==> flow/design.v <==
`timescale 1ns / 1ps
module uart_tx(clk,clk_x,rst,data_in,send,trans_done,txd);
input clk;
input clk_x;
input rst;
input[7:0] data_in;
input send;
output reg trans_done;
output reg txd;
reg[7:0] data_in_buf;
reg act0,act1;
reg act_down;
parameter
    idle=5'b00000,
    start=5'b00001,
    b0=5'b00011,
    b1=5'b00010,
    b2=5'b00110,
    b3=5'b00111,
    b4=5'b00101,
    b5=5'b00100,
    b6=5'b01100,
    b7=5'b01101,
    check=5'b01111,
    stop=5'b01110;
reg[4:0] present_state;
always@(posedge clk)
begin
    if(rst)
    begin
        act0 <= 1'b0;
        act1 <= 1'b0;
        act_down <= 1'b0;
        present_state <= idle;
        txd <= 1;
        trans_done <= 1'b0;
        data_in_buf <= 8'd0;
    end
    else if (clk_x) begin
     act0<=send;
     act1<=act0;
     act_down<=act0&~act1;
     case(present_state)
        idle: begin
                txd<=1;
                data_in_buf<=data_in;
                if(act_down==1)
                begin
                    present_state <= start;
                end
                else
                    present_state <= idle;
             end
             start: begin
                txd <= 'd0;
                present_state <= b0;
             end
             b0: begin
                txd <= data_in_buf[0];
                present_state<=b1;
             end
             b1: begin
                txd<=data_in_buf[1];
                present_state<=b2;
             end
             b2: begin
                txd<=data_in_buf[2];
                present_state<=b3;
             end
             b3: begin
                txd<=data_in_buf[3];
                present_state<=b4;
             end
             b4: begin
                txd<=data_in_buf[4];
                present_state<=b5;
             end
             b5: begin
                txd<=data_in_buf[5];
                present_state<=b6;
             end
             b6: begin
                txd<=data_in_buf[6];
                present_state<=b7;
             end
             b7: begin
                txd<=data_in_buf[7];
                present_state<=check;
             end
             check: begin
                txd<=data_in_buf[7]^data_in_buf[6]^data_in_buf[5]^data_in_buf[4]^data_in_buf[3]^data_in_buf[2]^data_in_buf[1]^data_in_buf[0];
                present_state<=stop;
             end
             stop: begin
                txd<='d1;
                trans_done <= 1;
                present_state<=idle;
             end
             default: present_state<=present_state;
        endcase
    end
end
endmodule
`timescale 1ns / 1ps
module uart_rx(clk,clk_16x,rst,rxd,data_rec,data_ready,data_error);
input clk;
input clk_16x;
input rst;
input rxd;
output reg data_ready;
output reg data_error;
output[7:0] data_rec;
reg[7:0] data_out,data_out1;
wire rxd_buf = ^data_out;
reg[15:0] clk_16x_cnt;
reg rxd1,rxd2;
reg start_flag;
parameter width=8;
parameter idle=1,one=2,two=3,stop=4;
reg[width-1:0] present_state;
reg[width-1:0] next_state;
assign data_rec=data_out1;
always@ (posedge clk)
begin
    if(rst)
        present_state<=idle;
    else if (clk_16x)
        present_state<=next_state;
end
always @(*)
begin
    next_state=idle;
    if(clk_16x_cnt<='d8)
        next_state=idle;
    if(clk_16x_cnt>'d8 && clk_16x_cnt <= 'd136)
        next_state=one;
    if(clk_16x_cnt>'d136 && clk_16x_cnt <= 'd152)
        next_state=two;
    if(clk_16x_cnt>'d152 && clk_16x_cnt <= 'd168)
        next_state=stop;
    if(clk_16x_cnt > 'd168)
        next_state=idle;
end
always@(posedge clk)
begin
    if(rst)
    begin
        rxd1<=1'd1;
        rxd2<=1'd1;
        data_ready<='d0;
        data_error<=1'd0;
        clk_16x_cnt<='d0;
        start_flag<=0;
        data_out<=8'd0;
        data_out1<=8'd0;
    end
    else if (clk_16x) begin
        case(present_state)
        idle: begin
              rxd1<=rxd;
              rxd2<=rxd1;
              if((~rxd1)&&rxd2)
                    start_flag<='d1;
              else if(start_flag==1)
                clk_16x_cnt<=clk_16x_cnt+'d1;
            end
         one: begin
                clk_16x_cnt<=clk_16x_cnt + 'd1;
                if(clk_16x_cnt=='d24)data_out[0]<=rxd;
                else if(clk_16x_cnt=='d40)data_out[1]<=rxd;
                else if(clk_16x_cnt=='d56)data_out[2]<=rxd;
                else if(clk_16x_cnt=='d72)data_out[3]<=rxd;
                else if(clk_16x_cnt=='d88)data_out[4]<=rxd;
                else if(clk_16x_cnt=='d104)data_out[5]<=rxd;
                else if(clk_16x_cnt=='d120)data_out[6]<=rxd;
                else if(clk_16x_cnt=='d136)data_out[7]<=rxd;
            end
         two: begin
                if(clk_16x_cnt=='d152)
                begin
                    if(rxd_buf==rxd) data_error<=1'd0;
                    else data_error<=1'd1;
                end
                clk_16x_cnt <= clk_16x_cnt+'d1;
            end
         stop: begin
                if(clk_16x_cnt=='d168)
                begin
                    if(1'd1==rxd)
                    begin
                        data_error<=1'd0;
                        data_ready<='d1;
                    end
                    else begin
                        data_error<=1'd1;
                        data_ready<='d0;
                    end
                end
                data_out1<=data_out;
                if(clk_16x_cnt>168)
                begin
                    clk_16x_cnt <= 0;
                    start_flag <= 0;
                end
                else
                    clk_16x_cnt <= clk_16x_cnt + 'd1;
            end
         default: ;
         endcase
    end
end
endmodule
`timescale 1ns / 1ps
module uart_top(
    input clk,
    input rst,
    input[7:0] data_in,
    output[7:0] data_rec,
    input rxd,
    output txd
);
wire clk_ms,clk_20ms,clk_16x,clk_x;
wire data_ready;
wire data_error;
wire send_ready;
reg send;
always @(posedge clk)
    if (rst) send <= 1'b0;
    else if (clk_ms) send <= ~send;
divclk my_divclk(
    .clk(clk),
    .rst(rst),
    .clk_ms(clk_ms),
    .btnclk(clk_20ms),
    .clk_16x(clk_16x),
    .clk_x(clk_x)
);
uart_tx tx(
    .clk(clk),
    .clk_x(clk_x),
    .rst(rst),
    .data_in({1'b1,data_in[6:0]}),
    .send(send),
    .trans_done(send_ready),
    .txd(txd)
    );
uart_rx rx(
    .clk(clk),
    .clk_16x(clk_16x),
    .rst(rst),
    .rxd(rxd),
    .data_rec(data_rec),
    .data_ready(data_ready),
    .data_error(data_error)
);
endmodule
module divclk(clk,rst,clk_ms,btnclk,clk_16x,clk_x);
input clk;
input rst;
output clk_ms,btnclk,clk_16x,clk_x;
reg[31:0] cnt1;
reg[31:0] cnt2;
reg[31:0] cnt3;
reg[31:0] cntclk_cnt;
reg clk_ms_q;
reg btnclk_q;
reg clk_16x_q;
reg clk_x_q;
parameter MS_MAX = 32'd15;
parameter BTN_MAX = 32'd63;
parameter X16_MAX = 32'd0;
parameter X_MAX = 32'd15;
assign clk_ms = (cnt1==MS_MAX) && !clk_ms_q;
assign btnclk = (cntclk_cnt==BTN_MAX) && !btnclk_q;
assign clk_16x = (cnt2==X16_MAX) && !clk_16x_q;
assign clk_x = (cnt3==X_MAX) && !clk_x_q;
always@(posedge clk)
begin
    if (rst) begin
        clk_ms_q<=1'b0;
        cnt1<=0;
    end
    else if(cnt1==MS_MAX)
    begin
        clk_ms_q<=~clk_ms_q;
        cnt1<=0;
    end
    else
        cnt1<=cnt1+1'b1;
end
always@(posedge clk)
begin
    if (rst) begin
        btnclk_q<=1'b0;
        cntclk_cnt<=0;
    end
    else if(cntclk_cnt==BTN_MAX)
    begin
        btnclk_q<=~btnclk_q;
        cntclk_cnt<=0;
    end
    else
        cntclk_cnt<=cntclk_cnt+1'b1;
end
always@(posedge clk)
begin
    if (rst) begin
        clk_16x_q<=1'b0;
        cnt2<=0;
    end
    else if(cnt2==X16_MAX)
    begin
        clk_16x_q<=~clk_16x_q;
        cnt2<='d0;
    end
    else
        cnt2<=cnt2+1'b1;
end
always@(posedge clk)
begin
    if (rst) begin
        clk_x_q<=1'b0;
        cnt3<=0;
    end
    else if(cnt3==X_MAX)
    begin
        clk_x_q<=~clk_x_q;
        cnt3<= 0;
    end
    else
        cnt3<=cnt3+1'b1;
end
endmodule
`timescale 1ns / 1ps
module engine(input [1:0] global_state, input clk, rst, power_on, power_off, manual_power,
              output reg next_power, output reg power_light);
    parameter POFF=1'b0,PON=1'b1;
    reg [1:0] temp_state;
    wire clk_ms,clk_20ms,clk_16x,clk_x;
    divclk my_divclk(
        .clk(clk),
        .rst(rst),
        .clk_ms(clk_ms),
        .btnclk(clk_20ms),
        .clk_16x(clk_16x),
        .clk_x(clk_x)
    );
    reg power1;
    reg [9:0] cnt;
    always @(posedge clk) begin
        if (rst) begin
          temp_state <= 2'b00;
          cnt <= 10'b0;
          power1 <= 1'b0;
        end
        else if (clk_ms) begin
          if (power_on == 1'b1 && power1 == 1'b0) begin
            cnt <= cnt + 10'b1;
            if (cnt == 10'd1000) begin
                cnt <= 10'b0;
                power1 <= 1'b1;
            end
          end
          if (power1 == 1'b1 && power_off == 1'b1) begin
            cnt <= 10'b0;
            power1 <= 1'b0;
          end
          if (global_state == 2'b00 && power_on != 1'b1 && manual_power == POFF) begin
            cnt <= 10'b0;
            power1 <= 1'b0;
          end
          if (temp_state != global_state) begin
            temp_state <= global_state;
            cnt <= 10'b0;
            power1 <= 1'b0;
          end
        end
    end
    always @(*) begin
        next_power = power1;
        power_light = next_power;
    end
endmodule
`timescale 1ns / 1ps
module milecounter(input clk, input rst, input moving, input activate,
output reg [7:0] seg1, output reg [7:0] seg2, output reg [7:0] an);
    reg[18:0] divclk_cnt;
    reg divclk;
    reg[29:0] cntclk_cnt;
    reg cntclk;
    reg[3:0] disp_dat;
    reg[2:0] disp_bit;
    reg[23:0] count;
    reg[3:0] res1;
    reg[3:0] res2;
    reg[3:0] res3;
    reg[3:0] res4;
    reg[3:0] res5;
    reg[3:0] res6;
    reg[3:0] res7;
    reg[23:0] count_n;
    reg[3:0] r1, r2, r3, r4, r5, r6, r7;
    reg[3:0] disp_dat_n;
    reg[2:0] disp_bit_n;
    reg[7:0] an_n;
    reg[7:0] seg_n;
    integer i;
    parameter maxcnt = 19'd7;
    parameter maxcount = 24'd9999999;
    parameter maxclk = 30'd0;
    wire div_en = (divclk_cnt == maxcnt) && !divclk;
    wire cnt_en = (cntclk_cnt == maxclk) && !cntclk;
    always @(posedge clk) begin
        if (rst) begin
            divclk_cnt <= 0;
            divclk <= 1'b0;
            cntclk_cnt <= 0;
            cntclk <= 1'b0;
        end
        else begin
            if (divclk_cnt == maxcnt) begin
                divclk <= ~divclk;
                divclk_cnt <= 0;
            end
            else divclk_cnt <= divclk_cnt + 1'b1;
            if (cntclk_cnt == maxclk) begin
                cntclk <= ~cntclk;
                cntclk_cnt <= 0;
            end
            else cntclk_cnt <= cntclk_cnt + 1'b1;
        end
    end
    always @(*) begin
        disp_bit_n = (disp_bit >= 7) ? 1'b0 : disp_bit + 1'b1;
        case (disp_bit_n)
            3'b000: begin
                disp_dat_n = (activate==1'b0)? 4'hf:res1;
                an_n = 8'b00000001;
            end
            3'b001: begin
                disp_dat_n = (activate==1'b0)? 4'hf:res2;
                an_n = 8'b00000010;
            end
            3'b010: begin
                disp_dat_n = (activate==1'b0)? 4'hf:res3;
                an_n = 8'b00000100;
            end
            3'b011: begin
                disp_dat_n = (activate==1'b0)? 4'hf:res4;
                an_n = 8'b00001000;
            end
            3'b100: begin
                disp_dat_n = (activate==1'b0)? 4'hf:res5;
                an_n = 8'b00010000;
            end
            3'b101: begin
                disp_dat_n = (activate==1'b0)? 4'hf:res6;
                an_n = 8'b00100000;
            end
            3'b110: begin
                disp_dat_n = (activate==1'b0)? 4'hf:res7;
                an_n = 8'b01000000;
            end
            3'b111: begin
                disp_dat_n = 0;
                an_n = 8'b10000000;
            end
            default: begin
                disp_dat_n = 0;
                an_n = 8'b00000000;
            end
        endcase
        case (disp_dat_n)
            4'h0 : seg_n = 8'hfc;
            4'h1 : seg_n = 8'h60;
            4'h2 : seg_n = 8'hda;
            4'h3 : seg_n = 8'hf2;
            4'h4 : seg_n = 8'h66;
            4'h5 : seg_n = 8'hb6;
            4'h6 : seg_n = 8'hbe;
            4'h7 : seg_n = 8'he0;
            4'h8 : seg_n = 8'hfe;
            4'h9 : seg_n = 8'hf6;
            4'ha : seg_n = 8'hee;
            4'hb : seg_n = 8'h3e;
            4'hc : seg_n = 8'h9c;
            4'hd : seg_n = 8'h7a;
            4'he : seg_n = 8'h9e;
            default : seg_n = 8'h8e;
        endcase
    end
    always @(posedge clk) begin
        if (rst) begin
            disp_bit <= 3'd0;
            disp_dat <= 4'd0;
            an <= 8'b00000001;
            seg1 <= 8'd0;
            seg2 <= 8'd0;
        end
        else if (div_en) begin
            disp_bit <= disp_bit_n;
            disp_dat <= disp_dat_n;
            an <= an_n;
            if (an_n > 8'b00001000) seg1 <= seg_n;
            else seg2 <= seg_n;
        end
    end
    always @(*) begin
        if(activate==1'b0)
            count_n = 0;
        else
            count_n = (moving == 1'b1) ? ((count == maxcount) ? 24'd0 : count + 24'd1) : count;
        r1 = 0;
        r2 = 0;
        r3 = 0;
        r4 = 0;
        r5 = 0;
        r6 = 0;
        r7 = 0;
        for (i = 23; i >= 0; i = i - 1) begin
            if (r1 >= 4'd5) r1 = r1 + 4'd3;
            if (r2 >= 4'd5) r2 = r2 + 4'd3;
            if (r3 >= 4'd5) r3 = r3 + 4'd3;
            if (r4 >= 4'd5) r4 = r4 + 4'd3;
            if (r5 >= 4'd5) r5 = r5 + 4'd3;
            if (r6 >= 4'd5) r6 = r6 + 4'd3;
            if (r7 >= 4'd5) r7 = r7 + 4'd3;
            r7 = {r7[2:0], r6[3]};
            r6 = {r6[2:0], r5[3]};
            r5 = {r5[2:0], r4[3]};
            r4 = {r4[2:0], r3[3]};
            r3 = {r3[2:0], r2[3]};
            r2 = {r2[2:0], r1[3]};
            r1 = {r1[2:0], count_n[i]};
        end
    end
    always @(posedge clk) begin
        if (rst) begin
            count <= 24'd0;
            res1 <= 4'd0;
            res2 <= 4'd0;
            res3 <= 4'd0;
            res4 <= 4'd0;
            res5 <= 4'd0;
            res6 <= 4'd0;
            res7 <= 4'd0;
        end
        else if (cnt_en) begin
            count <= count_n;
            res1 <= r1;
            res2 <= r2;
            res3 <= r3;
            res4 <= r4;
            res5 <= r5;
            res6 <= r6;
            res7 <= r7;
        end
    end
endmodule
`timescale 1ns / 1ps
module manual(input clk, input rst, input power, input[1:0] global_state, input[1:0] state, 
input[3:0] moving_state, input clutch,brake,throttle,rgs,left,right,
output reg [1:0] next_state, output reg [3:0] next_moving_state, 
output reg manual_power, output reg turn_left_light, output reg turn_right_light,
output [7:0] seg1, output [7:0] seg2, output [7:0] an);
    parameter POFF=1'b0,PON=1'b1;
    parameter NSTART=2'b00,START=2'b01,MOVING=2'b10;
    parameter NON_MOVING=4'b0000,MOVE_FORWARD=4'b0001,MOVE_BACK=4'b0010,
    TURN_RIGHT=4'b1000,TURN_LEFT=4'b0100;
    reg activate;
    reg moving;
    milecounter mc(.clk(clk), .rst(rst), .moving(moving), .activate(activate),
    .seg1(seg1), .seg2(seg2), .an(an));
    always @(*) begin
      if (power == 1'b1 && global_state == 2'b00) activate = 1'b1;
      else activate = 1'b0;
    end
    always @(*) begin
      if (moving_state == MOVE_FORWARD || moving_state == MOVE_BACK) moving = 1'b1;
      else moving = 1'b0;
    end
    always @(*) begin
    turn_left_light = 1'b0;
    turn_right_light = 1'b0;
    next_state = NSTART;
    next_moving_state = NON_MOVING;
    manual_power = power;
    if (power == PON && global_state == 2'b00) begin
      case(state)
      NSTART:begin
        turn_left_light = 1'b1;
        turn_right_light = 1'b1;
      if (brake) begin 
        next_state = NSTART;
        manual_power = PON; 
      end
      else if(throttle&&~clutch) begin 
        next_state = NSTART;
        manual_power = POFF; 
      end
      else if(throttle&&clutch&&~brake&&~rgs) begin 
        next_state = START;
        manual_power = PON; 
      end
      else begin 
        next_state = state;
        manual_power = power; 
      end
      next_moving_state = NON_MOVING;
      end
      START:begin
      turn_left_light = 1'b0;
      turn_right_light = 1'b0;
      manual_power = PON;
      if (brake) begin 
        next_state = NSTART;
        next_moving_state = NON_MOVING; 
      end
      else if (~clutch&&throttle) begin 
        next_state = MOVING;
        if (rgs) next_moving_state = MOVE_BACK;
        else next_moving_state = MOVE_FORWARD; 
      end
      else if (~throttle) begin
        next_state = state;
        next_moving_state = NON_MOVING;
        manual_power = power;
      end
      else begin 
        next_state = state;
        next_moving_state = moving_state;
        manual_power = power; 
      end
      if (next_state != NSTART && next_moving_state != NON_MOVING && next_moving_state != MOVE_BACK) begin
        if(~left&&~right) begin 
          if (next_state == MOVING) next_moving_state = MOVE_FORWARD;
          turn_left_light = 1'b0;
          turn_right_light = 1'b0;
        end 
        else if (~left&&right) begin
          if (next_state == MOVING) next_moving_state = TURN_RIGHT;
          turn_left_light = 1'b0;
          turn_right_light = 1'b1;
        end
        else if (left&&~right) begin
          if (next_state == MOVING) next_moving_state = TURN_LEFT;
          turn_right_light = 1'b0;
          turn_left_light = 1'b1;
        end
        else begin
          if (next_state == MOVING) next_moving_state = MOVE_FORWARD;
          turn_left_light = 1'b1;
          turn_right_light = 1'b1;
        end
      end
      end
      MOVING:begin
      if (rgs&&~clutch) begin
        manual_power = POFF;
        next_state = NSTART;
        next_moving_state = NON_MOVING;
      end
      else if (brake) begin
        manual_power = PON;
        next_state = NSTART;
        next_moving_state = NON_MOVING;
      end
      else if (~throttle) begin
        manual_power = PON;
        next_state = START;
        next_moving_state = NON_MOVING;
      end
      else if (rgs&&clutch) begin
        manual_power = PON;
        next_state = MOVING;
        next_moving_state = MOVE_BACK;
      end
      else if (~rgs) begin
        manual_power = PON;
        next_state = MOVING;
        next_moving_state = MOVE_FORWARD;
      end
      else begin
        manual_power = PON;
        next_state = state;
        next_moving_state = moving_state;
      end
      if (next_state != NSTART && next_moving_state != NON_MOVING && next_moving_state != MOVE_BACK) begin
        if(~left&&~right) begin 
          if (next_state == MOVING) next_moving_state = MOVE_FORWARD;
          turn_left_light = 1'b0;
          turn_right_light = 1'b0;
        end 
        else if (~left&&right) begin
          if (next_state == MOVING) next_moving_state = TURN_RIGHT;
          turn_left_light = 1'b0;
          turn_right_light = 1'b1;
        end
        else if (left&&~right) begin
          if (next_state == MOVING) next_moving_state = TURN_LEFT;
          turn_right_light = 1'b0;
          turn_left_light = 1'b1;
        end
        else begin
          if (next_state == MOVING) next_moving_state = MOVE_FORWARD;
          turn_left_light = 1'b1;
          turn_right_light = 1'b1;
        end
      end
      end
      endcase
    end
    else begin
      turn_left_light = 1'b0;
      turn_right_light = 1'b0; 
      next_state = NSTART;
      next_moving_state = NON_MOVING;
    end
    end
endmodule
`timescale 1ns / 1ps
module semiauto(input power, input [1:0] global_state, input [3:0] detector, 
input[1:0] state, input[3:0] moving_state, input rst, input sys_clk, 
input left, input right, input straight, input back, 
output reg [1:0] next_state, output reg [3:0] next_moving_state);
  parameter s1=2'b01, s2=2'b00, s3=2'b10, s4=2'b11;
  parameter MOVE_FORWARD=4'b0001, STOP=4'b0000, TURN_LEFT=4'b0100, TURN_RIGHT=4'b1000;
  reg crossroad;
  reg around;
  reg [15:0] turn_cnt;
  reg [10:0] cool_cnt;
  reg [3:0] traffic;
  wire clk_ms,clk_20ms,clk_16x,clk_x;
  divclk myclk(sys_clk,rst,clk_ms,clk_20ms,clk_16x,clk_x);
  always @(posedge sys_clk) begin
    if (rst == 1'b1) begin
      turn_cnt <= 11'b0;
    end
    else if (clk_20ms) begin
      if (state == s3) turn_cnt <= turn_cnt + 11'b1;
      else turn_cnt <= 11'b0;
    end
  end
  always @(posedge sys_clk) begin
    if (rst == 1'b1) begin
      cool_cnt <= 11'b0;
    end
    else if (clk_20ms) begin
      if (state == s4) cool_cnt <= cool_cnt + 11'b1;
      else cool_cnt <= 11'b0;
    end
  end
  always @(posedge sys_clk) begin
    if (rst) crossroad <= 1'b1;
    else if (detector[0] || ~detector[1] || ~detector[2]) crossroad <= 1'b1;
    else crossroad <= 1'b0;
  end
  always @(*) begin
    if (straight) begin
      traffic = MOVE_FORWARD;
      around = 1'b0;
    end
    else if (back) begin
      traffic = TURN_LEFT;
      around = 1'b1;
    end
    else if (left && ~right) begin
      traffic = TURN_LEFT;
      around = 1'b0;
    end 
    else if (~left && right) begin
      traffic = TURN_RIGHT;
      around = 1'b0;
    end 
    else begin
      traffic = STOP;
      around = 1'b0;
    end 
  end
  always @(*) begin
    if (power == 1'b1 && global_state == 2'b10) begin
      case (state)
        s1:begin
          case (crossroad)
            1'b0: begin
              next_state = s1;
              next_moving_state = MOVE_FORWARD;
            end
            1'b1: begin
              next_state = s2;
              next_moving_state = STOP;
            end
            default: begin
              next_state = s1;
              next_moving_state = MOVE_FORWARD;
            end
          endcase
        end 
        s2:begin
          case (traffic)
            STOP: begin
              next_state = s2;
              next_moving_state = STOP;
            end 
            MOVE_FORWARD: begin
              next_state = s4;
              next_moving_state = MOVE_FORWARD;
            end
            TURN_LEFT: begin
              next_state = s3;
              next_moving_state = TURN_LEFT;
            end
            TURN_RIGHT: begin
              next_state = s3;
              next_moving_state = TURN_RIGHT;
            end
            default: begin
              next_state = s2;
              next_moving_state = STOP;
            end
          endcase
        end
        s3:begin
          case (around)
            1'b1: begin
              if (turn_cnt >= 16'd200) begin
                next_state = s4;
                next_moving_state = MOVE_FORWARD;
              end
              else begin
                next_state = s3;
                if (moving_state == TURN_LEFT) next_moving_state = TURN_LEFT;
                else next_moving_state = TURN_RIGHT;
              end
            end
            1'b0: begin
              if (turn_cnt >= 16'd100) begin
                next_state = s4;
                next_moving_state = MOVE_FORWARD;
              end
              else begin
                next_state = s3;
                if (moving_state == TURN_LEFT) next_moving_state = TURN_LEFT;
                else next_moving_state = TURN_RIGHT;
              end
            end
            default: begin
              next_state = s3;
              if (moving_state == TURN_LEFT) next_moving_state = TURN_LEFT;
              else next_moving_state = TURN_RIGHT;
            end
          endcase
        end
        s4:begin
          if (cool_cnt >= 11'd50) begin
            next_state = s1;
            next_moving_state = MOVE_FORWARD;
          end
          else begin
            next_state = s4;
            next_moving_state = MOVE_FORWARD;
          end
        end
      endcase
    end
    else begin
      next_state = s2;
      next_moving_state = STOP;
    end
  end
endmodule
`timescale 1ns / 1ps
module auto(input sys_clk, rst, power,
global_state, input[1:0] state, input[3:0] moving_state, input[3:0] detector,
output pl_beacon_sig, output de_beacon_sig,
output reg[1:0] next_state, output reg[3:0] next_moving_state);
    parameter MOVING=2'b01, WAITING=2'b00, TURNING=2'b10, COOLING=2'b11;
    parameter MOVE_FORWARD=4'b0001, STOP=4'b0000, TURN_LEFT=4'b0100, TURN_RIGHT=4'b1000;
    assign pl_beacon_sig = 1'b0;
    assign de_beacon_sig = 1'b0;
    reg crossroad;
    reg [3:0] nms;
    reg [10:0] turn_cnt;
    reg [10:0] cool_cnt;
    reg [10:0] wait_cnt;
    wire clk_ms,clk_20ms,clk_16x,clk_x;
    divclk myclk(sys_clk,rst,clk_ms,clk_20ms,clk_16x,clk_x);
    always @(*) begin
        if (power == 1'b1 && global_state == 2'b01) begin
            case (state)
                MOVING: begin
                  case (crossroad)
                    1'b0: begin
                      next_state = MOVING;
                      next_moving_state = MOVE_FORWARD;
                    end
                    1'b1: begin
                      next_state = WAITING;
                      next_moving_state = STOP;
                    end
                  endcase
                end
                WAITING: begin
                  if (wait_cnt >= 11'd100) begin
                    case (nms)
                        MOVE_FORWARD: begin
                            next_state = COOLING;
                            next_moving_state = MOVE_FORWARD;
                        end
                        TURN_LEFT: begin
                            next_state = TURNING;
                            next_moving_state = TURN_LEFT;
                        end
                        TURN_RIGHT: begin
                            next_state = TURNING;
                            next_moving_state = TURN_RIGHT;
                        end
                        default: begin
                            next_state = WAITING;
                            next_moving_state = STOP;
                        end
                    endcase
                  end
                  else begin
                    next_state = WAITING;
                    next_moving_state = STOP;
                  end       
                end 
                TURNING: begin
                    if (turn_cnt >= 11'd100) begin
                        next_state = COOLING;
                        next_moving_state = MOVE_FORWARD;
                    end
                    else begin
                        next_state = TURNING;
                        if (moving_state == TURN_LEFT) next_moving_state = TURN_LEFT;
                        else next_moving_state = TURN_RIGHT;
                    end
                end
                COOLING: begin
                    if (cool_cnt >= 11'd50) begin
                        next_state = MOVING;
                        next_moving_state = MOVE_FORWARD;
                    end
                    else begin
                        next_state = COOLING;
                        next_moving_state = MOVE_FORWARD;
                    end
                end
            endcase
        end
        else begin
          next_state = WAITING;
          next_moving_state = STOP;
        end
    end
    always @(posedge sys_clk) begin
         if (rst) nms <= STOP;
         else case (detector)  
            4'b0001: nms <= TURN_LEFT;
            4'b0010: nms <= TURN_LEFT;
            4'b0011: nms <= TURN_LEFT;
            4'b1010: nms <= TURN_LEFT;
            4'b1011: nms <= TURN_LEFT;
            4'b0000: nms <= TURN_RIGHT;
            4'b0100: nms <= TURN_RIGHT;
            4'b0101: nms <= TURN_RIGHT;
            4'b1000: nms <= TURN_RIGHT;
            4'b1001: nms <= TURN_RIGHT;
            4'b1100: nms <= TURN_RIGHT;
            4'b1101: nms <= TURN_RIGHT;
            4'b0110: nms <= MOVE_FORWARD;
            4'b0111: nms <= MOVE_FORWARD;
            4'b1110: nms <= MOVE_FORWARD;
            4'b1111: nms <= MOVE_FORWARD;
         endcase
    end
    always @(posedge sys_clk) begin
        if (rst) crossroad <= 1'b1;
        else if (detector[0] || ~detector[1] || ~detector[2]) crossroad <= 1'b1;
        else crossroad <= 1'b0;
    end
    always @(posedge sys_clk) begin
        if (rst == 1'b1) begin
            wait_cnt <= 11'b0;
        end
        else if (clk_20ms) begin
            if (state == WAITING) wait_cnt <= wait_cnt + 11'b1;
            else wait_cnt <= 11'b0;
        end
    end
    always @(posedge sys_clk) begin
        if (rst == 1'b1) begin
            turn_cnt <= 11'b0;
        end
        else if (clk_20ms) begin
            if (state == TURNING) turn_cnt <= turn_cnt + 11'b1;
            else turn_cnt <= 11'b0;
        end
    end
    always @(posedge sys_clk) begin
        if (rst == 1'b1) begin
            cool_cnt <= 11'b0;
        end
        else if (clk_20ms) begin
            if (state == COOLING) cool_cnt <= cool_cnt + 11'b1;
            else cool_cnt <= 11'b0;
        end
    end
endmodule
`timescale 1ns / 1ps
module SimulatedDevice(
    input[1:0] global_state,
    input sys_clk,
    input rx,
    output tx,
    input turn_left_signal,
    input turn_right_signal,
    input move_forward_signal,
    input move_backward_signal,
    input place_barrier_signal,
    input destroy_barrier_signal,
    input rst,
    input clutch,
    input throttle,
    input brake,
    input power_on,
    input power_off,
    output front_detector,
    output back_detector,
    output left_detector,
    output right_detector,
    output move_backward_light,
    output move_forward_light,
    output turn_left_light,
    output turn_right_light,
    output power_light,
    output reg [2:0] state_light,
    output reg [3:0] moving_light,
    output [7:0] seg1,
    output [7:0] seg2,
    output [7:0] an
    );
    wire power;
    reg [1:0] state;
    reg [3:0] moving_state;
    wire manual_power;
    wire [1:0] next_state1;
    wire [1:0] next_state2;
    wire [1:0] next_state3;
    wire [3:0] next_moving_state1;
    wire [3:0] next_moving_state2;
    wire [3:0] next_moving_state3;
    wire pl_beacon_sig, de_beacon_sig;
    wire next_power;
    engine en(.global_state(global_state), .clk(sys_clk), .rst(rst), .power_on(power_on), .power_off(power_off), 
    .manual_power(manual_power), .next_power(next_power), .power_light(power_light));
    manual ma(.clk(sys_clk), .rst(rst), .power(power), .global_state(global_state), .state(state), .moving_state(moving_state), .clutch(clutch), 
    .brake(brake), .throttle(throttle), .rgs(move_backward_signal), .left(turn_left_signal), 
    .right(turn_right_signal), .next_state(next_state1), .next_moving_state(next_moving_state1),
    .manual_power(manual_power), .turn_left_light(turn_left_light), .turn_right_light(turn_right_light),
    .seg1(seg1), .seg2(seg2), .an(an));
    semiauto sa(.power(power), .global_state(global_state),
    .detector({front_detector, left_detector, right_detector, back_detector}),
    .state(state), .moving_state(moving_state), .rst(rst), .sys_clk(sys_clk), 
    .left(turn_left_signal), .right(turn_right_signal), .straight(move_forward_signal), 
    .back(move_backward_signal), .next_state(next_state2), .next_moving_state(next_moving_state2));
    auto au(.sys_clk(sys_clk), .rst(rst), .power(power), .global_state(global_state), 
    .state(state), .moving_state(moving_state),
    .detector({front_detector, left_detector, right_detector, back_detector}),
    .pl_beacon_sig(pl_beacon_sig), .de_beacon_sig(de_beacon_sig), 
    .next_state(next_state3), .next_moving_state(next_moving_state3));
    assign power = next_power;
    assign move_backward_light = 1'b0;
    assign move_forward_light = 1'b0;
    always @(*) begin
      if (power == 1'b1) begin
        if (global_state == 2'b00) begin
            if (state == 2'b00) state_light = 3'b001;
            else if (state == 2'b01) state_light = 3'b010;
            else state_light = 3'b100;
        end
        else begin
          case (state)
            2'b00: state_light = 3'b001;
            2'b01: state_light = 3'b010;
            2'b10: state_light = 3'b100;
            2'b11: state_light = 3'b111; 
          endcase
        end
        moving_light = moving_state;
      end 
      else begin
        state_light = 3'b000;
        moving_light = moving_state;
      end
    end
    always @(posedge sys_clk) begin
        if (rst == 1'b1) begin
          state <= 2'b00;
          moving_state <= 4'b0000;
        end
        else begin
          case (global_state)
            2'b00:begin
                state <= next_state1;
                moving_state <= next_moving_state1;
            end
            2'b10:begin
                state <= next_state2;
                moving_state <= next_moving_state2;
            end
            2'b01:begin
                state <= next_state3;
                moving_state <= next_moving_state3;
            end
            default: ;
          endcase
        end
    end
    wire [7:0] in = {2'b10, 2'b00, moving_state};
    wire [7:0] rec;
    assign front_detector = rec[0];
    assign left_detector = rec[1];
    assign right_detector = rec[2];
    assign back_detector = rec[3];
    uart_top md(.clk(sys_clk), .rst(rst), .data_in(in), .data_rec(rec), .rxd(rx), .txd(tx));
endmodule
Step by step through the tools: SimulatedDevice
The steps from the RTL of SimulatedDevice to its reports follow in flow order.
Lines are those of the file above, counted from 1.
Cell names lack the library's common part.
{"block": "inputs", "top": "SimulatedDevice", "clock": "sys_clk", "library": "sky130hd", "lib_corner": "tt_025C_1v80"}

Elaborated design
Yosys after proc, flatten, opt, wreduce and memory -nomap, before mapping. Memory bits, and registers merged into a memory's read port (data or address), are not among the register bits. Print and check cells are not counted.
Yosys's memory passes give these memory sizes; they may raise the number of words (mostly to a power of two), join words into wider ones and drop unused or constant bits.
{"block": "op_classes", "muxes": 291, "shifts": 0, "n_mul": 0, "cmp": 155, "n_addsub": 157, "n_eq": 58, "logic": 32, "reduce_and_logical": 90, "n_div": 0}
{"block": "op_table", "op": "4-bit 2-to-1 mux", "n": 162}
{"block": "op_table", "op": "4-bit by 3-bit >= comparator with 1-bit output (second input constant)", "n": 133}
{"block": "op_table", "op": "4-bit by 2-bit adder with 4-bit output (second input constant)", "n": 117}
{"block": "op_table", "op": "32-bit by 1-bit adder with 32-bit output (second input constant)", "n": 6}
{"block": "op_table", "op": "32-bit by 4-bit equality test with 1-bit output (second input constant)", "n": 3}
{"block": "op_table", "op": "3-bit 2-to-1 mux", "n": 28}
{"block": "op_table", "op": "24-bit 2-to-1 mux", "n": 3}
{"block": "op_table", "op": "32-bit by 6-bit equality test with 1-bit output (second input constant)", "n": 2}
{"block": "op_table", "op": "8-bit parallel mux with 8-bit select", "n": 1}
{"block": "op_table", "op": "16-bit 2-to-1 mux", "n": 4}
{"block": "op_table", "op": "5-bit parallel mux with 12-bit select", "n": 1}
{"block": "op_table", "op": "10-bit 2-to-1 mux", "n": 5}
{"block": "op_table", "op": "16-bit by 8-bit greater-than comparator with 1-bit output (second input constant)", "n": 3}
{"block": "op_table", "op": "16-bit by 8-bit <= comparator with 1-bit output (second input constant)", "n": 3}
{"block": "op_table", "op": "3-bit by 2-bit adder with 3-bit output (second input constant)", "n": 16}
{"block": "op_table", "op": "16-bit parallel mux with 3-bit select", "n": 1}
{"block": "op_table", "op": "11-bit by 1-bit adder with 11-bit output (second input constant)", "n": 4}
{"block": "op_table", "op": "2-bit 2-to-1 mux", "n": 22}
{"block": "op_table", "op": "11-bit 2-to-1 mux", "n": 4}
{"block": "op_table", "op": "4-bit parallel mux with 3-bit select", "n": 3}
{"block": "op_table", "op": "1-bit 2-to-1 mux", "n": 34}
{"block": "op_table", "op": "1-bit logical AND", "n": 32}
{"block": "op_table", "op": "16-bit by 1-bit adder with 16-bit output (second input constant)", "n": 2}
{"block": "op_table", "op": "16-bit by 6-bit equality test with 1-bit output (second input constant)", "n": 2}
{"block": "op_table", "op": "32-bit zero test", "n": 1}
{"block": "op_table", "op": "4-bit parallel mux with 8-bit select", "n": 1}
{"block": "op_table", "op": "4-bit parallel mux with 4-bit select", "n": 2}
{"block": "op_table", "op": "30-bit by 1-bit adder with 30-bit output (second input constant)", "n": 1}
Other operator kinds: 70; their cells: 187.
{"block": "bits", "ram_bits": 0, "input_bits": 16, "memories": 2, "clocked_rd_ports_x_width": 3, "rom_bits": 160, "reg_bits": 462, "output_inout_bits": 41, "latchBits": 0, "elab_cells": 842}
{"block": "memory_table", "memory": "(no name shown)", "size": 16, "width": 7, "read_ports": 1, "wr": 0, "line_no": 473, "source": "case (disp_dat_n)"}
{"block": "memory_table", "memory": "(no name shown)", "size": 16, "width": 3, "read_ports": 1, "wr": 0, "line_no": 959, "source": "else case (detector)"}

Longest topological paths
Longest topological path by Yosys (ltp), each cell counted once; first at word level (registers and memories cut), then after technology mapping (sequential cells cut; the memories' decode and read muxes count).
{"block": "depth", "ltp_word": 51, "ABC_AREA": 0, "mapped_depth": 112, "mapped_depth_nobuf": 105}

Synthesis result
Source: synth_stat.txt of the flow (Yosys; design flattened, memories mapped). It holds for the ABC_AREA given above (unset counts as 0); a run with the other value may have another netlist.
The area totals of this step are shown rounded.
{"block": "synth_totals", "yosys_area_um2": 34620, "cells": 4538, "n_buf": 195, "flip_flops": 465}
{"block": "by_type", "cell": "dfxtp_1", "n": 465, "area_total_um2": 9.31E+03}
{"block": "by_type", "cell": "nor2_1", "n": 669, "area_total_um2": 2.51E+03}
{"block": "by_type", "cell": "xor2_1", "n": 199, "area_total_um2": 1.74E+03}
{"block": "by_type", "cell": "nand2_1", "n": 399, "area_total_um2": 1.5E+03}
{"block": "by_type", "cell": "a21oi_1", "n": 272, "area_total_um2": 1.36E+03}
{"block": "by_type", "cell": "ha_1", "n": 99, "area_total_um2": 1.24E+03}
{"block": "by_type", "cell": "xnor2_1", "n": 142, "area_total_um2": 1.24E+03}
{"block": "by_type", "cell": "nand3_1", "n": 223, "area_total_um2": 1116.07}
{"block": "by_type", "cell": "o21ai_0", "n": 173, "area_total_um2": 865.83}
{"block": "by_type", "cell": "mux2i_1", "n": 73, "area_total_um2": 730.701}
{"block": "by_type", "cell": "nor3_1", "n": 143, "area_total_um2": 715.686}
{"block": "by_type", "cell": "and3_1", "n": 96, "area_total_um2": 600.576}
{"block": "by_type", "cell": "nor4_1", "n": 88, "area_total_um2": 550.528}
{"block": "by_type", "cell": "clkbuf_1", "n": 140, "area_total_um2": 525.504}
{"block": "by_type", "cell": "nand4_1", "n": 84, "area_total_um2": 525.504}
{"block": "by_type", "cell": "inv_1", "n": 132, "area_total_um2": 495.475}
{"block": "by_type", "cell": "a211oi_1", "n": 60, "area_total_um2": 450.432}
{"block": "by_type", "cell": "o211ai_1", "n": 56, "area_total_um2": 420.403}
Other cell types: 133; their cells: 1025.
By module: a second synthesis without flattening, with its own total; a netlist apart from the flattened one above.
{"block": "hier_totals", "cells_unflattened": 6686, "hier_area_um2": 52310}
Rows give one instance, submodules left out.
{"block": "modules", "module": "divclk", "mod_area_um2": 6245, "n_inst": 4, "n_cells": 741}
{"block": "modules", "module": "milecounter", "mod_area_um2": 19230, "n_inst": 1, "n_cells": 2767}
{"block": "modules", "module": "uart_rx", "mod_area_um2": 2096, "n_inst": 1, "n_cells": 254}
{"block": "modules", "module": "auto", "mod_area_um2": 1824, "n_inst": 1, "n_cells": 209}
{"block": "modules", "module": "semiauto", "mod_area_um2": 1495, "n_inst": 1, "n_cells": 176}
{"block": "modules", "module": "uart_tx", "mod_area_um2": 1030, "n_inst": 1, "n_cells": 113}
{"block": "modules", "module": "engine", "mod_area_um2": 701.9, "n_inst": 1, "n_cells": 75}
{"block": "modules", "module": "SimulatedDevice", "mod_area_um2": 475.5, "n_inst": 1, "n_cells": 53}
{"block": "modules", "module": "manual", "mod_area_um2": 444.2, "n_inst": 1, "n_cells": 71}
{"block": "modules", "module": "uart_top", "mod_area_um2": 36.3, "n_inst": 1, "n_cells": 4}

Timing after synthesis
OpenSTA on the mapped netlist: ideal clock, no wires. The path of least setup slack (recovery checks aside). Input and output delay are each 20% of the period. Register names are those of the netlist, which keeps one name where synthesis merged equal registers.
{"block": "synth_timing", "path_kind": "input-to-reg", "start": "in global_state[0]", "end": "reg ma.mc.res7[2]", "slack_ns": 1.092, "path_buffers": 6, "t_arrival_ns": 23.821, "stages": 109, "required_time_ns": 24.913, "setup_time_ns": 0.087, "t_first_pin_ns": 5.000, "path_delay_ns": 18.908, "tclk_ns": 25.0, "period_less_setup_slack_ns": 23.908}
"path_delay_ns" is the arrival time less input delay plus setup time.
"stages": output pins that drive a net of the path, with the launching flip-flop's if there is one; two outputs of one cell count as two.
"period_less_setup_slack_ns" = period - worst setup slack (recovery checks aside). The figure is calculated, with input and output delays left at 20% of the set period.
Between the ends stands the longest chain of elaborated cells between them, by number of cells; it is not shown to be the way that was timed. Of several equally long chains one is given.
Each line given opens the expression or statement behind the cell; cells for indexed reads and writes are added by Yosys, which also makes memories of some case tables.
{"block": "synth_between", "cell_sequence": "inv_1 > ha_1 > clkbuf_1 > nand2_1 > clkbuf_1 > a31oi_1 > o21a_1 > inv_2 > ha_1 > nor2b_1 > a211o_1 > xnor2_4 > ha_1 > nor2b_1 > nor2_1 > nor2_1 > a211oi_4 > a311o_1 > [... 73 more ...] > a21o_1 > a41oi_2 > nor2_1 > xnor2_1 > nand2b_1 > ha_1 > a21oi_1 > xnor3_1 > ha_1 > nand2b_1 > nand2_1 > a21oi_1 > a21oi_1 > ha_1 > nand2b_1 > a21boi_1 > nor2_1 > o31ai_1", "elab_chain_len": 50, "cone_cells": 343, "classes_between": "113 x add/sub; 113 x compare; 115 x mux; 2 x reduce/logical"}
{"block": "synth_lines", "item": "start: declaration", "line_no": 1013, "source": "input[1:0] global_state,"}
{"block": "synth_lines", "item": "2-bit zero test", "line_no": 575, "source": "if (power == 1'b1 && global_state == 2'b00) activate = 1'b1;"}
{"block": "synth_lines", "item": "1-bit logical AND", "line_no": 575}
{"block": "synth_lines", "item": "1-bit 2-to-1 mux", "line_no": 575}
{"block": "synth_lines", "item": "24-bit 2-to-1 mux", "line_no": 509, "source": "if(activate==1'b0)"}
{"block": "synth_lines", "item": "1-bit by 2-bit adder with 3-bit output", "line_no": 521, "source": "if (r1 >= 4'd5) r1 = r1 + 4'd3;"}
{"block": "synth_lines", "item": "3-bit 2-to-1 mux", "line_no": 521}
{"block": "synth_lines", "item": "4-bit by 3-bit >= comparator with 1-bit output", "line_no": 521}
{"block": "synth_lines", "item": "[... 36 more ...]"}
{"block": "synth_lines", "item": "4-bit 2-to-1 mux", "line_no": 524, "source": "if (r4 >= 4'd5) r4 = r4 + 4'd3;"}
{"block": "synth_lines", "item": "4-bit by 2-bit adder with 4-bit output", "line_no": 525, "source": "if (r5 >= 4'd5) r5 = r5 + 4'd3;"}
{"block": "synth_lines", "item": "4-bit 2-to-1 mux", "line_no": 525}
{"block": "synth_lines", "item": "4-bit by 2-bit adder with 4-bit output", "line_no": 526, "source": "if (r6 >= 4'd5) r6 = r6 + 4'd3;"}
{"block": "synth_lines", "item": "4-bit 2-to-1 mux", "line_no": 526}
{"block": "synth_lines", "item": "3-bit by 2-bit adder with 3-bit output", "line_no": 527, "source": "if (r7 >= 4'd5) r7 = r7 + 4'd3;"}
{"block": "synth_lines", "item": "3-bit 2-to-1 mux", "line_no": 527}
{"block": "synth_lines", "item": "end: assignment", "line_no": 546, "source": "res7 <= 4'd0;"}
{"block": "synth_lines", "item": "end: assignment", "line_no": 556, "source": "res7 <= r7;"}
{"block": "synth_lines", "item": "end: declaration", "line_no": 400, "source": "reg[3:0] res7;"}

Worst path after layout
Path of least setup slack in the final report of flow run 2 (OpenROAD, finished layout, wires in). Where an end is a register, its clock arrival counts in the times.
{"block": "layout_timing", "path_kind": "input-to-reg", "start": "in global_state[0]", "end": "reg ma.mc.res7[2]", "stages": 103, "t_first_pin_ns": 4.78, "t_arrival_ns": 24.35, "tclk_ns": 23.9, "slack_ns": 0.00, "setup_time_ns": 0.08, "required_time_ns": 24.35, "path_buffers": 2}
Between the ends stands the longest chain of elaborated cells between them, by number of cells; it is not shown to be the way that was timed. Of several equally long chains one is given.
{"block": "layout_between", "cell_sequence": "clkdlybuf4s50_1 > inv_1 > ha_1 > nand2_1 > a31oi_1 > o21a_1 > inv_2 > ha_1 > nor2b_1 > a211o_1 > xnor2_4 > ha_1 > nor2b_1 > nor2_1 > nor2_1 > a211oi_4 > a311o_1 > o21ai_4 > [... 67 more ...] > a21o_1 > a41oi_2 > nor2_1 > xnor2_1 > nand2b_1 > ha_1 > a21oi_1 > xnor3_1 > ha_1 > nand2b_1 > nand2_1 > a21oi_1 > a21oi_1 > ha_1 > nand2b_1 > a21boi_1 > nor2_1 > o31ai_1", "elab_chain_len": 50, "cone_cells": 343, "classes_between": "113 x add/sub; 113 x compare; 115 x mux; 2 x reduce/logical"}
{"block": "layout_lines", "item": "start: declaration", "line_no": 1013, "source": "input[1:0] global_state,"}
{"block": "layout_lines", "item": "2-bit zero test", "line_no": 575, "source": "if (power == 1'b1 && global_state == 2'b00) activate = 1'b1;"}
{"block": "layout_lines", "item": "1-bit logical AND", "line_no": 575}
{"block": "layout_lines", "item": "1-bit 2-to-1 mux", "line_no": 575}
{"block": "layout_lines", "item": "24-bit 2-to-1 mux", "line_no": 509, "source": "if(activate==1'b0)"}
{"block": "layout_lines", "item": "1-bit by 2-bit adder with 3-bit output", "line_no": 521, "source": "if (r1 >= 4'd5) r1 = r1 + 4'd3;"}
{"block": "layout_lines", "item": "3-bit 2-to-1 mux", "line_no": 521}
{"block": "layout_lines", "item": "4-bit by 3-bit >= comparator with 1-bit output", "line_no": 521}
{"block": "layout_lines", "item": "[... 36 more ...]"}
{"block": "layout_lines", "item": "4-bit 2-to-1 mux", "line_no": 524, "source": "if (r4 >= 4'd5) r4 = r4 + 4'd3;"}
{"block": "layout_lines", "item": "4-bit by 2-bit adder with 4-bit output", "line_no": 525, "source": "if (r5 >= 4'd5) r5 = r5 + 4'd3;"}
{"block": "layout_lines", "item": "4-bit 2-to-1 mux", "line_no": 525}
{"block": "layout_lines", "item": "4-bit by 2-bit adder with 4-bit output", "line_no": 526, "source": "if (r6 >= 4'd5) r6 = r6 + 4'd3;"}
{"block": "layout_lines", "item": "4-bit 2-to-1 mux", "line_no": 526}
{"block": "layout_lines", "item": "3-bit by 2-bit adder with 3-bit output", "line_no": 527, "source": "if (r7 >= 4'd5) r7 = r7 + 4'd3;"}
{"block": "layout_lines", "item": "3-bit 2-to-1 mux", "line_no": 527}
{"block": "layout_lines", "item": "end: assignment", "line_no": 546, "source": "res7 <= 4'd0;"}
{"block": "layout_lines", "item": "end: assignment", "line_no": 556, "source": "res7 <= r7;"}
{"block": "layout_lines", "item": "end: declaration", "line_no": 400, "source": "reg[3:0] res7;"}

--- measured runs ---
Module SimulatedDevice, platform sky130hd: 3 stored runs of the flow (Yosys, OpenROAD) with differing settings, in no particular order. Input and output delays are each 20% of the period that was set; the output load is 0.01 pF.
"achieved_period_ns": clock period set for the run, less the worst setup slack. It is reckoned from that one timing run; input and output delays stay at 20% of the period that was set.
"critical_path_time_ns" = time allowed to the worst setup path (clock period - input delay - output delay, where it has them) - its slack; a late launch clock adds to it, a late capture clock takes from it.
"power_uw" is the tool's figure for a default switching activity; nothing was simulated.
Values from the reports are rounded here.

{"run": "flow run 1", "settings": { "CAP_MARGIN": 25, "CELL_PAD_IN_SITES_DETAIL_PLACEMENT": 2, "CORE_ASPECT_RATIO": 0.85, "CORE_UTILIZATION": 67, "CTS_CLUSTER_SIZE": 75, "GPL_TIMING_DRIVEN": 0, "MAX_ROUTING_LAYER": "met4", "PLACE_DENSITY_LB_ADDON": 0.07, "SETUP_SLACK_MARGIN": 2.5, "period_ns": 20.7, "CORE_MARGIN": 2, "SLEW_MARGIN": 20 }, "outcome": "not finished: placement ended with error DPL-0033"}
{"run": "flow run 2", "settings": { "SETUP_SLACK_MARGIN": -2.0, "period_ns": 23.9, "CAP_MARGIN": 20, "CORE_MARGIN": 2, "CORE_UTILIZATION": 40, "SLEW_MARGIN": 20 }, "results": { "power_uw": 1618, "achieved_period_ns": 23.898, "worstSetupSlack_ns": 0.002, "critical_path_time_ns": 19.12, "critical_path_type": "input-to-reg", "setup_tns_ns": 0.000, "dieArea_um2": 88930, "synth_chip_area_um2": 34620, "holdWs_ns": 0.440, "post_route_util_pct": 44.5 }}
{"run": "flow run 3", "settings": { "MAX_ROUTING_LAYER": "met4", "PLACE_DENSITY_LB_ADDON": 0.07, "SETUP_SLACK_MARGIN": 2.5, "period_ns": 20.7, "CAP_MARGIN": 20, "CORE_MARGIN": 2, "CORE_UTILIZATION": 40, "SLEW_MARGIN": 20 }, "results": { "power_uw": 1920, "achieved_period_ns": 18.988, "worstSetupSlack_ns": 1.712, "critical_path_time_ns": 14.85, "critical_path_type": "input-to-reg", "setup_tns_ns": 0.000, "dieArea_um2": 88930, "synth_chip_area_um2": 34620, "holdWs_ns": 0.440, "post_route_util_pct": 52.0 }}
--- end ---
